==> flow/design.v <==
module MN_Serials (
    input wire [2:0] mp0, mp1, mp2, mp3, mp4, mp5, mp6, mp7,
    output wire [2:0]  mn0, mn1, mn2, mn3, mn4, mn5, mn6, mn7
);
    wire [2:0] mp [0:7];
    reg [2:0] mn [0:7];
    assign mp[0] = mp0;
    assign mp[1] = mp1;
    assign mp[2] = mp2;
    assign mp[3] = mp3;
    assign mp[4] = mp4;
    assign mp[5] = mp5;
    assign mp[6] = mp6;
    assign mp[7] = mp7;
    assign mn0 = mn[0];
    assign mn1 = mn[1];
    assign mn2 = mn[2];
    assign mn3 = mn[3];
    assign mn4 = mn[4];
    assign mn5 = mn[5];
    assign mn6 = mn[6];
    assign mn7 = mn[7];
    integer i;
    always @(*) begin
        for (i=0; i<8; i=i+1) begin
            mn[i] = 3'd0;
        end
        for (i=0; i<8; i=i+1) begin
            mn[mp[i]] = i;
        end
    end
endmodule
module NB_Series (
    input wire [2:0] mp0, mp1, mp2, mp3, mp4, mp5, mp6, mp7,mn0, mn1, mn2, mn3, mn4, mn5, mn6, mn7,
    output wire [2:0]  nb0, nb1, nb2, nb3, nb4, nb5, nb6, nb7
);
    wire [2:0] mp [0:7];
    reg [2:0] nb [0:7];
    wire [2:0] mt [0:7];
    wire [2:0] mn [0:7];
    assign mp[0] = mp0;
    assign mp[1] = mp1;
    assign mp[2] = mp2;
    assign mp[3] = mp3;
    assign mp[4] = mp4;
    assign mp[5] = mp5;
    assign mp[6] = mp6;
    assign mp[7] = mp7;
    assign mn[0] = mn0;
    assign mn[1] = mn1;
    assign mn[2] = mn2;
    assign mn[3] = mn3;
    assign mn[4] = mn4;
    assign mn[5] = mn5;
    assign mn[6] = mn6;
    assign mn[7] = mn7;
    assign nb0 = nb[0];
    assign nb1 = nb[1];
    assign nb2 = nb[2];
    assign nb3 = nb[3];
    assign nb4 = nb[4];
    assign nb5 = nb[5];
    assign nb6 = nb[6];
    assign nb7 = nb[7];
    assign mt[0] = 3'd1;
    assign mt[1] = 3'd0;
    assign mt[2] = 3'd3;
    assign mt[3] = 3'd2;
    assign mt[4] = 3'd5;
    assign mt[5] = 3'd4;
    assign mt[6] = 3'd7;
    assign mt[7] = 3'd6;
    integer i;
    always @(*) begin
        for (i=0; i<8; i=i+1) begin
            nb[i] = mn[mt[mp[i]]];
        end
    end
endmodule
`timescale 1ns / 1ps
module Priority_4_Encoder(input wire [3:0] in1, output wire [1:0] value);
    wire [1:0] data_2;
    assign value[1] = &(in1[1:0]);
    assign value[0] = data_2[0];
    assign data_2 = value[1] ? in1[3:2] : in1[1:0];
endmodule
module decoder2to4 (
    input [1:0] in,      
    output reg [3:0] out  
);
always @(*) begin
    out = 4'b0000;  
    case (in)
        2'b00: out[0] = 1;
        2'b01: out[1] = 1;
        2'b10: out[2] = 1;
        2'b11: out[3] = 1;
        default: out = 4'b0000;  
    endcase
end
endmodule
module benes_4(
    input [1:0] in0,
    input [1:0] in1,
    input [1:0] in2,
    input [1:0] in3,
    output reg state_0_0,
    output reg state_0_1,
    output reg state_0_2,
    output reg state_1_0,
    output reg state_1_1,
    output reg state_1_2
);
always @(*) begin
    case({in0, in1, in2, in3})
        {2'd0, 2'd1, 2'd2, 2'd3}: begin
            state_0_0 = 1'b1;
            state_0_1 = 1'b1;
            state_0_2 = 1'b1;
            state_1_0 = 1'b1;
            state_1_1 = 1'b1;
            state_1_2 = 1'b1;
        end
        {2'd0, 2'd1, 2'd3, 2'd2}: begin
            state_0_0 = 1'b1;
            state_0_1 = 1'b1;
            state_0_2 = 1'b1;
            state_1_0 = 1'b1;
            state_1_1 = 1'b1;
            state_1_2 = 1'b0;
        end
        {2'd0, 2'd2, 2'd1, 2'd3}: begin
            state_0_0 = 1'b1;
            state_0_1 = 1'b1;
            state_0_2 = 1'b1;
            state_1_0 = 1'b0;
            state_1_1 = 1'b0;
            state_1_2 = 1'b0;
        end
        {2'd0, 2'd2, 2'd3, 2'd1}: begin
            state_0_0 = 1'b1;
            state_0_1 = 1'b1;
            state_0_2 = 1'b1;
            state_1_0 = 1'b1;
            state_1_1 = 1'b0;
            state_1_2 = 1'b0;
        end
        {2'd0, 2'd3, 2'd1, 2'd2}: begin
            state_0_0 = 1'b1;
            state_0_1 = 1'b1;
            state_0_2 = 1'b1;
            state_1_0 = 1'b0;
            state_1_1 = 1'b0;
            state_1_2 = 1'b1;
        end
        {2'd0, 2'd3, 2'd2, 2'd1}: begin
            state_0_0 = 1'b1;
            state_0_1 = 1'b1;
            state_0_2 = 1'b1;
            state_1_0 = 1'b1;
            state_1_1 = 1'b0;
            state_1_2 = 1'b1;
        end
        {2'd1, 2'd0, 2'd2, 2'd3}: begin
            state_0_0 = 1'b1;
            state_0_1 = 1'b1;
            state_0_2 = 1'b0;
            state_1_0 = 1'b1;
            state_1_1 = 1'b1;
            state_1_2 = 1'b1;
        end
        {2'd1, 2'd0, 2'd3, 2'd2}: begin
            state_0_0 = 1'b1;
            state_0_1 = 1'b1;
            state_0_2 = 1'b0;
            state_1_0 = 1'b1;
            state_1_1 = 1'b1;
            state_1_2 = 1'b0;
        end
        {2'd1, 2'd2, 2'd0, 2'd3}: begin
            state_0_0 = 1'b1;
            state_0_1 = 1'b1;
            state_0_2 = 1'b0;
            state_1_0 = 1'b0;
            state_1_1 = 1'b0;
            state_1_2 = 1'b0;
        end
        {2'd1, 2'd2, 2'd3, 2'd0}: begin
            state_0_0 = 1'b1;
            state_0_1 = 1'b1;
            state_0_2 = 1'b0;
            state_1_0 = 1'b1;
            state_1_1 = 1'b0;
            state_1_2 = 1'b0;
        end
        {2'd1, 2'd3, 2'd0, 2'd2}: begin
            state_0_0 = 1'b1;
            state_0_1 = 1'b1;
            state_0_2 = 1'b0;
            state_1_0 = 1'b0;
            state_1_1 = 1'b0;
            state_1_2 = 1'b1;
        end
        {2'd1, 2'd3, 2'd2, 2'd0}: begin
            state_0_0 = 1'b1;
            state_0_1 = 1'b1;
            state_0_2 = 1'b0;
            state_1_0 = 1'b1;
            state_1_1 = 1'b0;
            state_1_2 = 1'b1;
        end
        {2'd2, 2'd0, 2'd1, 2'd3}: begin
            state_0_0 = 1'b1;
            state_0_1 = 1'b0;
            state_0_2 = 1'b0;
            state_1_0 = 1'b1;
            state_1_1 = 1'b1;
            state_1_2 = 1'b1;
        end
        {2'd2, 2'd0, 2'd3, 2'd1}: begin
            state_0_0 = 1'b1;
            state_0_1 = 1'b0;
            state_0_2 = 1'b0;
            state_1_0 = 1'b0;
            state_1_1 = 1'b1;
            state_1_2 = 1'b1;
        end
        {2'd2, 2'd1, 2'd0, 2'd3}: begin
            state_0_0 = 1'b1;
            state_0_1 = 1'b0;
            state_0_2 = 1'b1;
            state_1_0 = 1'b1;
            state_1_1 = 1'b1;
            state_1_2 = 1'b1;
        end
        {2'd2, 2'd1, 2'd3, 2'd0}: begin
            state_0_0 = 1'b1;
            state_0_1 = 1'b0;
            state_0_2 = 1'b1;
            state_1_0 = 1'b0;
            state_1_1 = 1'b1;
            state_1_2 = 1'b1;
        end
        {2'd2, 2'd3, 2'd0, 2'd1}: begin
            state_0_0 = 1'b1;
            state_0_1 = 1'b0;
            state_0_2 = 1'b1;
            state_1_0 = 1'b1;
            state_1_1 = 1'b0;
            state_1_2 = 1'b1;
        end
        {2'd2, 2'd3, 2'd1, 2'd0}: begin
            state_0_0 = 1'b1;
            state_0_1 = 1'b0;
            state_0_2 = 1'b0;
            state_1_0 = 1'b1;
            state_1_1 = 1'b0;
            state_1_2 = 1'b1;
        end
        {2'd3, 2'd0, 2'd1, 2'd2}: begin
            state_0_0 = 1'b1;
            state_0_1 = 1'b0;
            state_0_2 = 1'b0;
            state_1_0 = 1'b1;
            state_1_1 = 1'b1;
            state_1_2 = 1'b0;
        end
        {2'd3, 2'd0, 2'd2, 2'd1}: begin
            state_0_0 = 1'b1;
            state_0_1 = 1'b0;
            state_0_2 = 1'b0;
            state_1_0 = 1'b0;
            state_1_1 = 1'b1;
            state_1_2 = 1'b0;
        end
        {2'd3, 2'd1, 2'd0, 2'd2}: begin
            state_0_0 = 1'b1;
            state_0_1 = 1'b0;
            state_0_2 = 1'b1;
            state_1_0 = 1'b1;
            state_1_1 = 1'b1;
            state_1_2 = 1'b0;
        end
        {2'd3, 2'd1, 2'd2, 2'd0}: begin
            state_0_0 = 1'b1;
            state_0_1 = 1'b0;
            state_0_2 = 1'b1;
            state_1_0 = 1'b0;
            state_1_1 = 1'b1;
            state_1_2 = 1'b0;
        end
        {2'd3, 2'd2, 2'd0, 2'd1}: begin
            state_0_0 = 1'b1;
            state_0_1 = 1'b0;
            state_0_2 = 1'b1;
            state_1_0 = 1'b1;
            state_1_1 = 1'b0;
            state_1_2 = 1'b0;
        end
        {2'd3, 2'd2, 2'd1, 2'd0}: begin
            state_0_0 = 1'b1;
            state_0_1 = 1'b0;
            state_0_2 = 1'b0;
            state_1_0 = 1'b1;
            state_1_1 = 1'b0;
            state_1_2 = 1'b0;
        end
        default: begin
            state_0_0 = 1'b0;
            state_0_1 = 1'b0;
            state_0_2 = 1'b0;
            state_1_0 = 1'b0;
            state_1_1 = 1'b0;
            state_1_2 = 1'b0;
        end
    endcase
end
endmodule
module Benes_8p (input wire [2:0] mp0, mp1, mp2, mp3, mp4, mp5, mp6, mp7,
    input clk,
    output reg [19:0] state
);
    wire [2:0] nb0, nb1, nb2, nb3, nb4, nb5, nb6, nb7;
    wire [2:0]  mn0, mn1, mn2, mn3, mn4, mn5, mn6, mn7;
    MN_Serials m1(.mp0(mp0),
    .mp1(mp1),
    .mp2(mp2),
    .mp3(mp3),
    .mp4(mp4),
    .mp5(mp5),
    .mp6(mp6),
    .mp7(mp7),
    .mn0(mn0),
    .mn1(mn1),
    .mn2(mn2),
    .mn3(mn3),
    .mn4(mn4),
    .mn5(mn5),
    .mn6(mn6),
    .mn7(mn7)
    );
    NB_Series m2(.mp0(MP_1[0]),
    .mp1(MP_1[1]),
    .mp2(MP_1[2]),
    .mp3(MP_1[3]),
    .mp4(MP_1[4]),
    .mp5(MP_1[5]),
    .mp6(MP_1[6]),
    .mp7(MP_1[7]),
    .mn0(MN_1[0]),
    .mn1(MN_1[1]),
    .mn2(MN_1[2]),
    .mn3(MN_1[3]),
    .mn4(MN_1[4]),
    .mn5(MN_1[5]),
    .mn6(MN_1[6]),
    .mn7(MN_1[7]),
    .nb0(nb0),
    .nb1(nb1),
    .nb2(nb2),
    .nb3(nb3),
    .nb4(nb4),
    .nb5(nb5),
    .nb6(nb6),
    .nb7(nb7)
    );
    wire [2:0] mp [0:7];
    integer i, j, m;
    reg [2:0] MP_1 [0:7];
    reg [2:0] MN_1 [0:7];
    reg [2:0] MP_2 [0:7];
    reg [2:0] NB_2 [0:7];
    reg [3:0] CI_2;
    reg [2:0] MP_3 [0:7];
    reg [2:0] NB_3 [0:7];
    reg [3:0] CI_3;
    wire [2:0] P_NEXT_3_W;
    reg [2:0] P_NEXT_3;
    reg [3:0] COVER_TBL_3;
    assign P_NEXT_3_W = (NB_2[1] == 3'b000) ? 3'b010 : NB_2[1];
    wire [3:0] MASK_3_2, MASK_3;
    wire [1:0] MIN_PORT_3_W; 
    assign MASK_3_2 = 4'b0001;
    decoder2to4 d3(.in(P_NEXT_3_W[2:1]),
    .out(MASK_3)
    );
    Priority_4_Encoder p3(.in1(COVER_TBL_3),
    .value(MIN_PORT_3_W)
    );
    reg [2:0] MP_4 [0:7];
    reg [2:0] NB_4 [0:7];
    reg [3:0] CI_4;
    wire [2:0] P_NEXT_4_W, P_NEXT_4_W1;
    reg [2:0] P_NEXT_4;
    reg [3:0] COVER_TBL_4;
    assign P_NEXT_4_W = NB_3[{P_NEXT_3[2:1], ~P_NEXT_3[0]}];
    assign P_NEXT_4_W1 = (COVER_TBL_3[P_NEXT_4_W[2:1]] == 0) ? P_NEXT_4_W: {MIN_PORT_3_W,1'b0} ;
    wire [3:0] MASK_4;
    wire [1:0] MIN_PORT_4_W;
    decoder2to4 d4(.in(P_NEXT_4_W1[2:1]),
    .out(MASK_4)
    );
    Priority_4_Encoder p4(.in1(COVER_TBL_4),
    .value(MIN_PORT_4_W)
    );
    reg [2:0] P_NEXT_5;
    reg [3:0] CI_5;
    reg [2:0] MP_5 [0:7];
    wire [2:0] P_NEXT_5_W, P_NEXT_5_W1;
    assign P_NEXT_5_W = NB_4[{P_NEXT_4[2:1], ~P_NEXT_4[0]}];
    assign P_NEXT_5_W1 = (COVER_TBL_4[P_NEXT_5_W[2:1]] == 0) ? P_NEXT_5_W: {MIN_PORT_4_W,1'b0} ;
    wire [3:0] MASK_5;
    decoder2to4 d5(.in(P_NEXT_5_W1[2:1]),
    .out(MASK_5)
    );
    reg [7:0] CO;
    reg [3:0] CI_6;
    reg [1:0] ump [0:3];
    reg [1:0] dmp [0:3];
    wire state_0_0, state_0_1, state_0_2, state_1_0, state_1_1, state_1_2;
    wire state_0_0d, state_0_1d, state_0_2d, state_1_0d, state_1_1d, state_1_2d;
    benes_4 B6_U(.in0(ump[0]),
        .in1(ump[1]),
        .in2(ump[2]),
        .in3(ump[3]),
        .state_0_0(state_0_0),
        .state_0_1(state_0_1),
        .state_0_2(state_0_2),
        .state_1_0(state_1_0),
        .state_1_1(state_1_1),
        .state_1_2(state_1_2)
    );
    benes_4 B6_D(.in0(dmp[0]),
        .in1(dmp[1]),
        .in2(dmp[2]),
        .in3(dmp[3]),
        .state_0_0(state_0_0d),
        .state_0_1(state_0_1d),
        .state_0_2(state_0_2d),
        .state_1_0(state_1_0d),
        .state_1_1(state_1_1d),
        .state_1_2(state_1_2d)
    );
    always@(posedge clk)begin
        MN_1[0] <= mn0;
        MN_1[1] <= mn1;
        MN_1[2] <= mn2;
        MN_1[3] <= mn3;
        MN_1[4] <= mn4;
        MN_1[5] <= mn5;
        MN_1[6] <= mn6;
        MN_1[7] <= mn7;
        MP_1[0] <= mp0;
        MP_1[1] <= mp1;
        MP_1[2] <= mp2;
        MP_1[3] <= mp3;
        MP_1[4] <= mp4;
        MP_1[5] <= mp5;
        MP_1[6] <= mp6;
        MP_1[7] <= mp7;
        NB_2[0] <= nb0;
        NB_2[1] <= nb1;
        NB_2[2] <= nb2;
        NB_2[3] <= nb3;
        NB_2[4] <= nb4;
        NB_2[5] <= nb5;
        NB_2[6] <= nb6;
        NB_2[7] <= nb7;
        MP_2[0] <= MP_1[0];
        MP_2[1] <= MP_1[1];
        MP_2[2] <= MP_1[2];
        MP_2[3] <= MP_1[3];
        MP_2[4] <= MP_1[4];
        MP_2[5] <= MP_1[5];
        MP_2[6] <= MP_1[6];
        MP_2[7] <= MP_1[7];
        CI_2[0] <= 1'b1;
        CI_2[1] <= 1'b0;
        CI_2[2] <= 1'b0;
        CI_2[3] <= 1'b0;
        P_NEXT_3 <= P_NEXT_3_W; 
        CI_3 <= CI_2 | (MASK_3 & {4{~P_NEXT_3_W[0]}});
        MP_3[0] <= MP_2[0];
        MP_3[1] <= MP_2[1];
        MP_3[2] <= MP_2[2];
        MP_3[3] <= MP_2[3];
        MP_3[4] <= MP_2[4];
        MP_3[5] <= MP_2[5];
        MP_3[6] <= MP_2[6];
        MP_3[7] <= MP_2[7];
        NB_3[0] <= NB_2[0];
        NB_3[1] <= NB_2[1];
        NB_3[2] <= NB_2[2];
        NB_3[3] <= NB_2[3];
        NB_3[4] <= NB_2[4];
        NB_3[5] <= NB_2[5];
        NB_3[6] <= NB_2[6];
        NB_3[7] <= NB_2[7];
        COVER_TBL_3 <= MASK_3 | MASK_3_2;
        P_NEXT_4 <= P_NEXT_4_W1; 
        CI_4 <= CI_3 | (MASK_4 & {4{~P_NEXT_4_W1[0]}});
        MP_4[0] <= MP_3[0];
        MP_4[1] <= MP_3[1];
        MP_4[2] <= MP_3[2];
        MP_4[3] <= MP_3[3];
        MP_4[4] <= MP_3[4];
        MP_4[5] <= MP_3[5];
        MP_4[6] <= MP_3[6];
        MP_4[7] <= MP_3[7];
        NB_4[0] <= NB_3[0];
        NB_4[1] <= NB_3[1];
        NB_4[2] <= NB_3[2];
        NB_4[3] <= NB_3[3];
        NB_4[4] <= NB_3[4];
        NB_4[5] <= NB_3[5];
        NB_4[6] <= NB_3[6];
        NB_4[7] <= NB_3[7];
        COVER_TBL_4 <= MASK_4 | COVER_TBL_3;
        MP_5[0] <= MP_4[0];
        MP_5[1] <= MP_4[1];
        MP_5[2] <= MP_4[2];
        MP_5[3] <= MP_4[3];
        MP_5[4] <= MP_4[4];
        MP_5[5] <= MP_4[5];
        MP_5[6] <= MP_4[6];
        MP_5[7] <= MP_4[7];
        P_NEXT_5 <= P_NEXT_5_W1; 
        CI_5 <= CI_4 | (MASK_5 & {4{~P_NEXT_5_W1[0]}});
        for (i=0; i<8; i=i+1) begin
            CO[MP_5[i]] <= CI_5[i[2:1]] ^ i[0] ;
        end
        for (j=0; j<4; j=j+1) begin
            ump[j] <= (CI_5[j]== 1'b1) ? MP_5[2*j][2:1] : MP_5[2*j+1][2:1];
            dmp[j] <= (CI_5[j]== 1'b1) ? MP_5[2*j+1][2:1] : MP_5[2*j][2:1];
        end
        CI_6 <= CI_5;
        for (m=0; m<4; m=m+1) begin
            state[5*m] <= CI_6[m];
            state[5*m+4] <= CO[2*m];
        end
        state[1] <= state_0_0;
        state[2] <= state_0_1;
        state[3] <= state_0_2;
        state[6] <= state_1_0;
        state[7] <= state_1_1;
        state[8] <= state_1_2;
        state[11] <= state_0_0d;
        state[12] <= state_0_1d;
        state[13] <= state_0_2d;
        state[16] <= state_1_0d;
        state[17] <= state_1_1d;
        state[18] <= state_1_2d;
    end
endmodule
Appendix: tool output

## Step by step through the tools: Benes_8p

Each step is given for the RTL above and for the edited RTL.
"unedited" refers to lines of the RTL above, "edited" to lines of the edited file.
"difference" is "edited" less "unedited", of the values as shown.
Operators carry their Yosys type and port widths (W data, S select, Z words).
Library cell names are shortened.
The mark - stands for no value.

- Top: Benes_8p
- Clock port: clk
- Library: sky130hd
- Library corner: tt_025C_1v80

## Edit of the RTL

The edit as a unified diff against the file above.
The edited RTL no longer does the same as the RTL above: the edit was made by script, with no optimisation intended.

```diff
@@ -160,12 +160,4 @@
             state_1_0 = 1'b1;
             state_1_1 = 1'b0;
-            state_1_2 = 1'b1;
-        end
-        {2'd1, 2'd0, 2'd2, 2'd3}: begin
-            state_0_0 = 1'b1;
-            state_0_1 = 1'b1;
-            state_0_2 = 1'b0;
-            state_1_0 = 1'b1;
-            state_1_1 = 1'b1;
             state_1_2 = 1'b1;
         end
```

## Elaborated design

Yosys after proc, flatten, opt, wreduce and memory -nomap, before mapping. Enables and synchronous resets that opt folds into registers are not counted as muxes. Print and check cells are not counted. Equal cells are merged and count once.

Word-level totals:

| what | unedited | edited | difference |
|---|---|---|---|
| memory bits (writable) | 0 | 0 | 0 |
| elaborated cells | 608 | 606 | -2 |
| register bits | 288 | 288 | 0 |
| memory cells | 0 | 0 | 0 |
| clocked read ports x word width | 0 | 0 | 0 |
| input bits | 25 | 25 | 0 |
| latch bits | 0 | 0 | 0 |
| memory bits (read-only) | 0 | 0 | 0 |

Operators by class:

| what | unedited | edited | difference |
|---|---|---|---|
| shift-type cells | 18 | 18 | 0 |
| bitwise gates (word level) | 39 | 39 | 0 |
| magnitude comparators | 0 | 0 | 0 |
| multiplexer cells | 111 | 111 | 0 |
| add/sub/neg operators | 8 | 8 | 0 |
| multiply operators | 0 | 0 | 0 |
| reductions and logical operators | 110 | 110 | 0 |
| divide/modulo/power cells | 0 | 0 | 0 |
| eq/ne operators | 232 | 230 | -2 |

Operators with widths:

| cell | unedited | edited | difference |
|---|---|---|---|
| $reduce_or A12 Y1 | 8 | 2 | -6 |
| $reduce_or A11 Y1 | 0 | 6 | +6 |
| $eq A8 B7 Y1 const B | 12 | 10 | -2 |
| $reduce_or A16 Y1 | 2 | 0 | -2 |
| $reduce_or A24 Y1 | 2 | 0 | -2 |
| $reduce_or A15 Y1 | 0 | 2 | +2 |
| $reduce_or A23 Y1 | 0 | 2 | +2 |

Unchanged operator kinds not shown: 29.

## Longest topological paths

Depth = most cells in a row (Yosys ltp): at word level without a register or memory, in the mapped netlist without a sequential cell, where the memories' decode and read muxes count.

Logic depth:

| what | unedited | edited | difference |
|---|---|---|---|
| depth after elaboration | 19 | 19 | 0 |
| ABC_AREA | 0 | 0 | - |
| gate-level depth with buffers | 8 | 9 | +1 |

## After synthesis

Yosys stat after the flow's synthesis: flattened, memories mapped to cells. It holds for the ABC_AREA given above (unset counts as 0); a run with the other value may have another netlist.

Cells by type:

| type | unedited | edited | difference |
|---|---|---|---|
| nand2b_1 | 36 | 18 | -18 |
| o21ai_0 | 61 | 54 | -7 |
| o31ai_1 | 11 | 4 | -7 |
| nand2_1 | 80 | 74 | -6 |
| inv_1 | 50 | 56 | +6 |
| mux4_2 | 23 | 28 | +5 |
| a211o_1 | 5 | 0 | -5 |
| nand3b_1 | 17 | 21 | +4 |
| o22ai_1 | 15 | 11 | -4 |
| ha_1 | 11 | 15 | +4 |
| o32ai_1 | 8 | 4 | -4 |
| xor2_1 | 7 | 11 | +4 |
| a21boi_0 | 6 | 2 | -4 |
| a221oi_1 | 5 | 9 | +4 |
| clkbuf_1 | 58 | 55 | -3 |
| a31oi_1 | 17 | 20 | +3 |
| and3_1 | 8 | 5 | -3 |
| o221ai_1 | 8 | 5 | -3 |

Unchanged cell types not shown: 11.
The list need not be complete.

Synthesis totals:

| what | unedited | edited | difference |
|---|---|---|---|
| mapped flip-flops | 279 | 279 | 0 |
| mapped area (um^2) | 11,028.1 | 10,938.0 | -90.1 |
| sequential area (um^2) | 5,585.4 | 5,585.4 | 0.0 |
| cells in the netlist | 1,127 | 1,095 | -32 |

The figures by module come from a second, unflattened synthesis with its own total; it is not the netlist above.

Second synthesis, totals:

| what | unedited | edited | difference |
|---|---|---|---|
| cell total of the unflattened synthesis | 1,023 | 1,066 | +43 |
| area total of the unflattened synthesis (um^2) | 11,414.7 | 11,788.8 | +374.1 |

Rows give one instance, submodules left out.

By module, unedited:

| module | sequential area (um^2) | area (um^2) | times used | cells |
|---|---|---|---|---|
| Benes_8p | 5,585.4 | 7,509.7 | 1 | 571 |
| NB_Series | 0.0 | 1,476.4 | 1 | 107 |
| benes_4 | 0.0 | 675.6 | 2 | 92 |
| MN_Serials | 0.0 | 948.4 | 1 | 141 |
| decoder2to4 | 0.0 | 26.3 | 3 | 4 |
| Priority_4_Encoder | 0.0 | 25.0 | 2 | 4 |

By module, edited:

| module | sequential area (um^2) | area (um^2) | times used | cells |
|---|---|---|---|---|
| Benes_8p | 5,585.4 | 7,453.4 | 1 | 554 |
| benes_4 | 0.0 | 890.9 | 2 | 122 |
| NB_Series | 0.0 | 1,476.4 | 1 | 107 |
| MN_Serials | 0.0 | 948.4 | 1 | 141 |
| decoder2to4 | 0.0 | 26.3 | 3 | 4 |
| Priority_4_Encoder | 0.0 | 25.0 | 2 | 4 |

## Worst setup path after synthesis

Path of least setup slack by OpenSTA after synthesis, without wires, with an ideal clock, recovery checks aside; 20% of the period is set as input and as output delay. Where synthesis merged equal registers, the netlist keeps one of their names.

Timing path post-synthesis:

| what | unedited | edited | difference |
|---|---|---|---|
| kind | register -> register | register -> register | - |
| start | reg MP_5[3][1] | reg P_NEXT_3[0] | - |
| end | reg CO[0] | reg CI_4[3] | - |
| path delay (ns) | 1.989 | 1.986 | -0.003 |
| stages | 9 | 8 | -1 |
| path slack (ns) | 0.511 | 0.514 | +0.003 |
| time at the first pin (ns) | 0.000 | 0.000 | 0.000 |
| data required time (ns) | 2.363 | 2.378 | +0.015 |
| arrival (ns) | 1.852 | 1.864 | +0.012 |
| buffers on the path | 0 | 1 | +1 |
| period (ns) | 2.5 | 2.5 | 0.0 |
| setup time (ns) | 0.137 | 0.122 | -0.015 |
| synthesis period reached (ns) | 1.989 | 1.986 | -0.003 |

"path delay" = arrival - input delay + setup time.
"stages": output pins that drive a net of the path, with the launching flip-flop's if there is one; two outputs of one cell count as two.
"synthesis period reached" is the clock period less the worst setup slack; recovery checks do not enter. This is arithmetic on one report: input and output delays are still those of the set period (20% each).
Between the ends stands the longest chain of elaborated cells between them, by number of cells; it is not shown to be the way that was timed. Of several equally long chains one is given.
A line is the first line of the expression or statement that the cell stems from. Yosys adds cells for indexed reads and writes and turns some case tables into memories.
Lines with a computed index may be missing from the assigning lines.

Between the ends, post-synthesis, unedited:
- Cell sequence: dfxtp_1 > inv_1 > ha_1 > nor4_1 > nand2_1 > and3_1 > a211o_1 > a221oi_1 > o221ai_1
- Length of the longest elaborated chain: 13
- Elaborated cells on any way between the ends: 14

RTL lines, path post-synthesis, unedited:

| what | line | source |
|---|---|---|
| start: declaration | 408 | `reg [2:0] MP_5 [0:7];` |
| start: assignment | 522 | `MP_5[3] <= MP_4[3];` |
| $neg A3 Y4 | 530 | `CO[MP_5[i]] <= CI_5[i[2:1]] ^ i[0] ;` |
| $shift A1 B4 Y8 | 530 |  |
| $not A8 Y8 | 530 |  |
| $and A8 B8 Y8 | 530 |  |
| $or A8 B8 Y8 | 530 |  |
| $and A8 B8 Y8 | 530 |  |
| $or A8 B8 Y8 | 530 |  |
| $and A8 B8 Y8 | 530 |  |
| $or A8 B8 Y8 | 530 |  |
| $and A8 B8 Y8 | 530 |  |
| $or A8 B8 Y8 | 530 |  |
| $and A8 B8 Y8 | 530 |  |
| $or A8 B8 Y8 | 530 |  |
| end: declaration | 416 | `reg [7:0] CO;` |

Between the ends, post-synthesis, edited:
- Cell sequence: dfxtp_1 > buf_2 > mux4_2 > mux2i_1 > nor2_1 > nand2_1 > nor2_1 > a311o_1
- Length of the longest elaborated chain: 10
- Elaborated cells on any way between the ends: 21

RTL lines, path post-synthesis, edited:

| what | line | source |
|---|---|---|
| start: declaration | 370 | `reg [2:0] P_NEXT_3;` |
| start: assignment | 473 | `P_NEXT_3 <= P_NEXT_3_W;` |
| $not A1 Y1 | 388 | `assign P_NEXT_4_W = NB_3[{P_NEXT_3[2:1], ~P_NEXT_3[0]}];` |
| $eq A3 B3 Y1 | 388 |  |
| $pmux W3 S8 | 388 |  |
| $shiftx A4 B2 Y1 | 389 | `assign P_NEXT_4_W1 = (COVER_TBL_3[P_NEXT_4_W[2:1]] == 0) ? P_NEXT_4_W: {MIN_PORT_3_W,1'b0} ;` |
| $mux W3 | 389 |  |
| $logic_not A2 Y1 | 93 | `case (in)` |
| $reduce_or A3 Y1 | - |  |
| $pmux W1 S2 | 93 |  |
| $and A4 B4 Y4 | 493 | `CI_4 <= CI_3 \| (MASK_4 & {4{~P_NEXT_4_W1[0]}});` |
| $or A4 B4 Y4 | 493 |  |
| end: assignment | 493 |  |
| end: declaration | 384 | `reg [3:0] CI_4;` |

## Worst path after layout

From the final timing report of each run of pair 1: the path of least setup slack in the routed layout; clock arrival at registers is part of the times.

Timing path after layout:

| what | unedited | edited | difference |
|---|---|---|---|
| kind | register -> register | register -> register | - |
| start | reg MP_5[3][1] | reg MP_5[0][1] | - |
| end | reg CO[0] | reg CO[4] | - |
| data required time (ns) | 2.90 | 2.96 | +0.06 |
| setup time (ns) | 0.13 | 0.07 | -0.06 |
| time at the first pin (ns) | 0.53 | 0.52 | -0.01 |
| path slack (ns) | 0.22 | 0.29 | +0.07 |
| buffers on the path | 0 | 0 | 0 |
| arrival (ns) | 2.68 | 2.66 | -0.02 |
| stages | 9 | 9 | 0 |
| period (ns) | 2.5 | 2.5 | 0.0 |

Between the ends stands the longest chain of elaborated cells between them, by number of cells; it is not shown to be the way that was timed. Of several equally long chains one is given.
Lines with a computed index may be missing from the assigning lines.

Between the ends, after layout, unedited:
- Cell sequence: dfxtp_1 > inv_1 > ha_1 > nor4_1 > nand2_1 > and3_1 > a211o_1 > a221oi_1 > o221ai_1
- Length of the longest elaborated chain: 13
- Elaborated cells on any way between the ends: 14

RTL lines, path after layout, unedited:

| what | line | source |
|---|---|---|
| start: declaration | 408 | `reg [2:0] MP_5 [0:7];` |
| start: assignment | 522 | `MP_5[3] <= MP_4[3];` |
| $neg A3 Y4 | 530 | `CO[MP_5[i]] <= CI_5[i[2:1]] ^ i[0] ;` |
| $shift A1 B4 Y8 | 530 |  |
| $not A8 Y8 | 530 |  |
| $and A8 B8 Y8 | 530 |  |
| $or A8 B8 Y8 | 530 |  |
| $and A8 B8 Y8 | 530 |  |
| $or A8 B8 Y8 | 530 |  |
| $and A8 B8 Y8 | 530 |  |
| $or A8 B8 Y8 | 530 |  |
| $and A8 B8 Y8 | 530 |  |
| $or A8 B8 Y8 | 530 |  |
| $and A8 B8 Y8 | 530 |  |
| $or A8 B8 Y8 | 530 |  |
| end: declaration | 416 | `reg [7:0] CO;` |

Between the ends, after layout, edited:
- Cell sequence: dfxtp_1 > inv_1 > ha_1 > or3b_2 > a211oi_1 > o32ai_1 > o211ai_1 > a311oi_1 > a31oi_1
- Length of the longest elaborated chain: 19
- Elaborated cells on any way between the ends: 20

RTL lines, path after layout, edited:

| what | line | source |
|---|---|---|
| start: declaration | 400 | `reg [2:0] MP_5 [0:7];` |
| start: assignment | 511 | `MP_5[0] <= MP_4[0];` |
| $neg A3 Y4 | 522 | `CO[MP_5[i]] <= CI_5[i[2:1]] ^ i[0] ;` |
| $shift A1 B4 Y8 | 522 |  |
| $not A8 Y8 | 522 |  |
| $and A8 B8 Y8 | 522 |  |
| $or A8 B8 Y8 | 522 |  |
| $and A8 B8 Y8 | 522 |  |
| $or A8 B8 Y8 | 522 |  |
| [... 5 more ...] | - |  |
| $or A8 B8 Y8 | 522 |  |
| $and A8 B8 Y8 | 522 |  |
| $or A8 B8 Y8 | 522 |  |
| $and A8 B8 Y8 | 522 |  |
| $or A8 B8 Y8 | 522 |  |
| $and A8 B8 Y8 | 522 |  |
| $or A8 B8 Y8 | 522 |  |
| end: declaration | 408 | `reg [7:0] CO;` |

## Measured runs

Runs of the flow (Yosys, OpenROAD) on both versions; the two runs of a pair have the same settings. The constraints put input and output delay at 20% of the set period each and load the outputs with 0.01 pF.

Flow settings, pair 1:
- CORE_UTILIZATION: 40
- period_ns: 2.5
- CAP_MARGIN: 20
- CORE_MARGIN: 2
- SLEW_MARGIN: 20

Final reports, pair 1:

| what | unedited | edited | difference |
|---|---|---|---|
| mapped cell area after synthesis (um^2) | 11,028.1 | 10,938.0 | -90.1 |
| post-layout utilization (%) | 46.6 | 46.4 | -0.2 |
| lowest setup slack (ns) | 0.221 | 0.294 | +0.073 |
| achieved period (ns) | 2.279 | 2.206 | -0.073 |
| die area (um^2) | 28,913.6 | 28,684.5 | -229.1 |
| setup TNS (ns) | 0.000 | 0.000 | 0.000 |

Flow settings, pair 2:
- CELL_PAD_IN_SITES_DETAIL_PLACEMENT: 1
- CORE_ASPECT_RATIO: 0.61
- CORE_MARGIN: 7
- CORE_UTILIZATION: 48
- CTS_CLUSTER_SIZE: 14
- GPL_ROUTABILITY_DRIVEN: 0
- GPL_TIMING_DRIVEN: 1
- PLACE_DENSITY_LB_ADDON: 0.28
- SLEW_MARGIN: 40
- period_ns: 1.4
- CAP_MARGIN: 20

Final reports, pair 2:

| what | unedited | edited |
|---|---|---|
| mapped cell area after synthesis (um^2) | 11,028.1 | - |
| post-layout utilization (%) | 74.4 | - |
| lowest setup slack (ns) | -1.021 | - |
| achieved period (ns) | 2.421 | - |
| die area (um^2) | 27,545.3 | - |
| setup TNS (ns) | -24.273 | - |

pair 2, edited: no results, routing failed with ODB-0269.
"achieved period" is the run's clock period less its worst setup slack. It is reckoned from that one timing run; input and output delays stay at 20% of the period that was set.
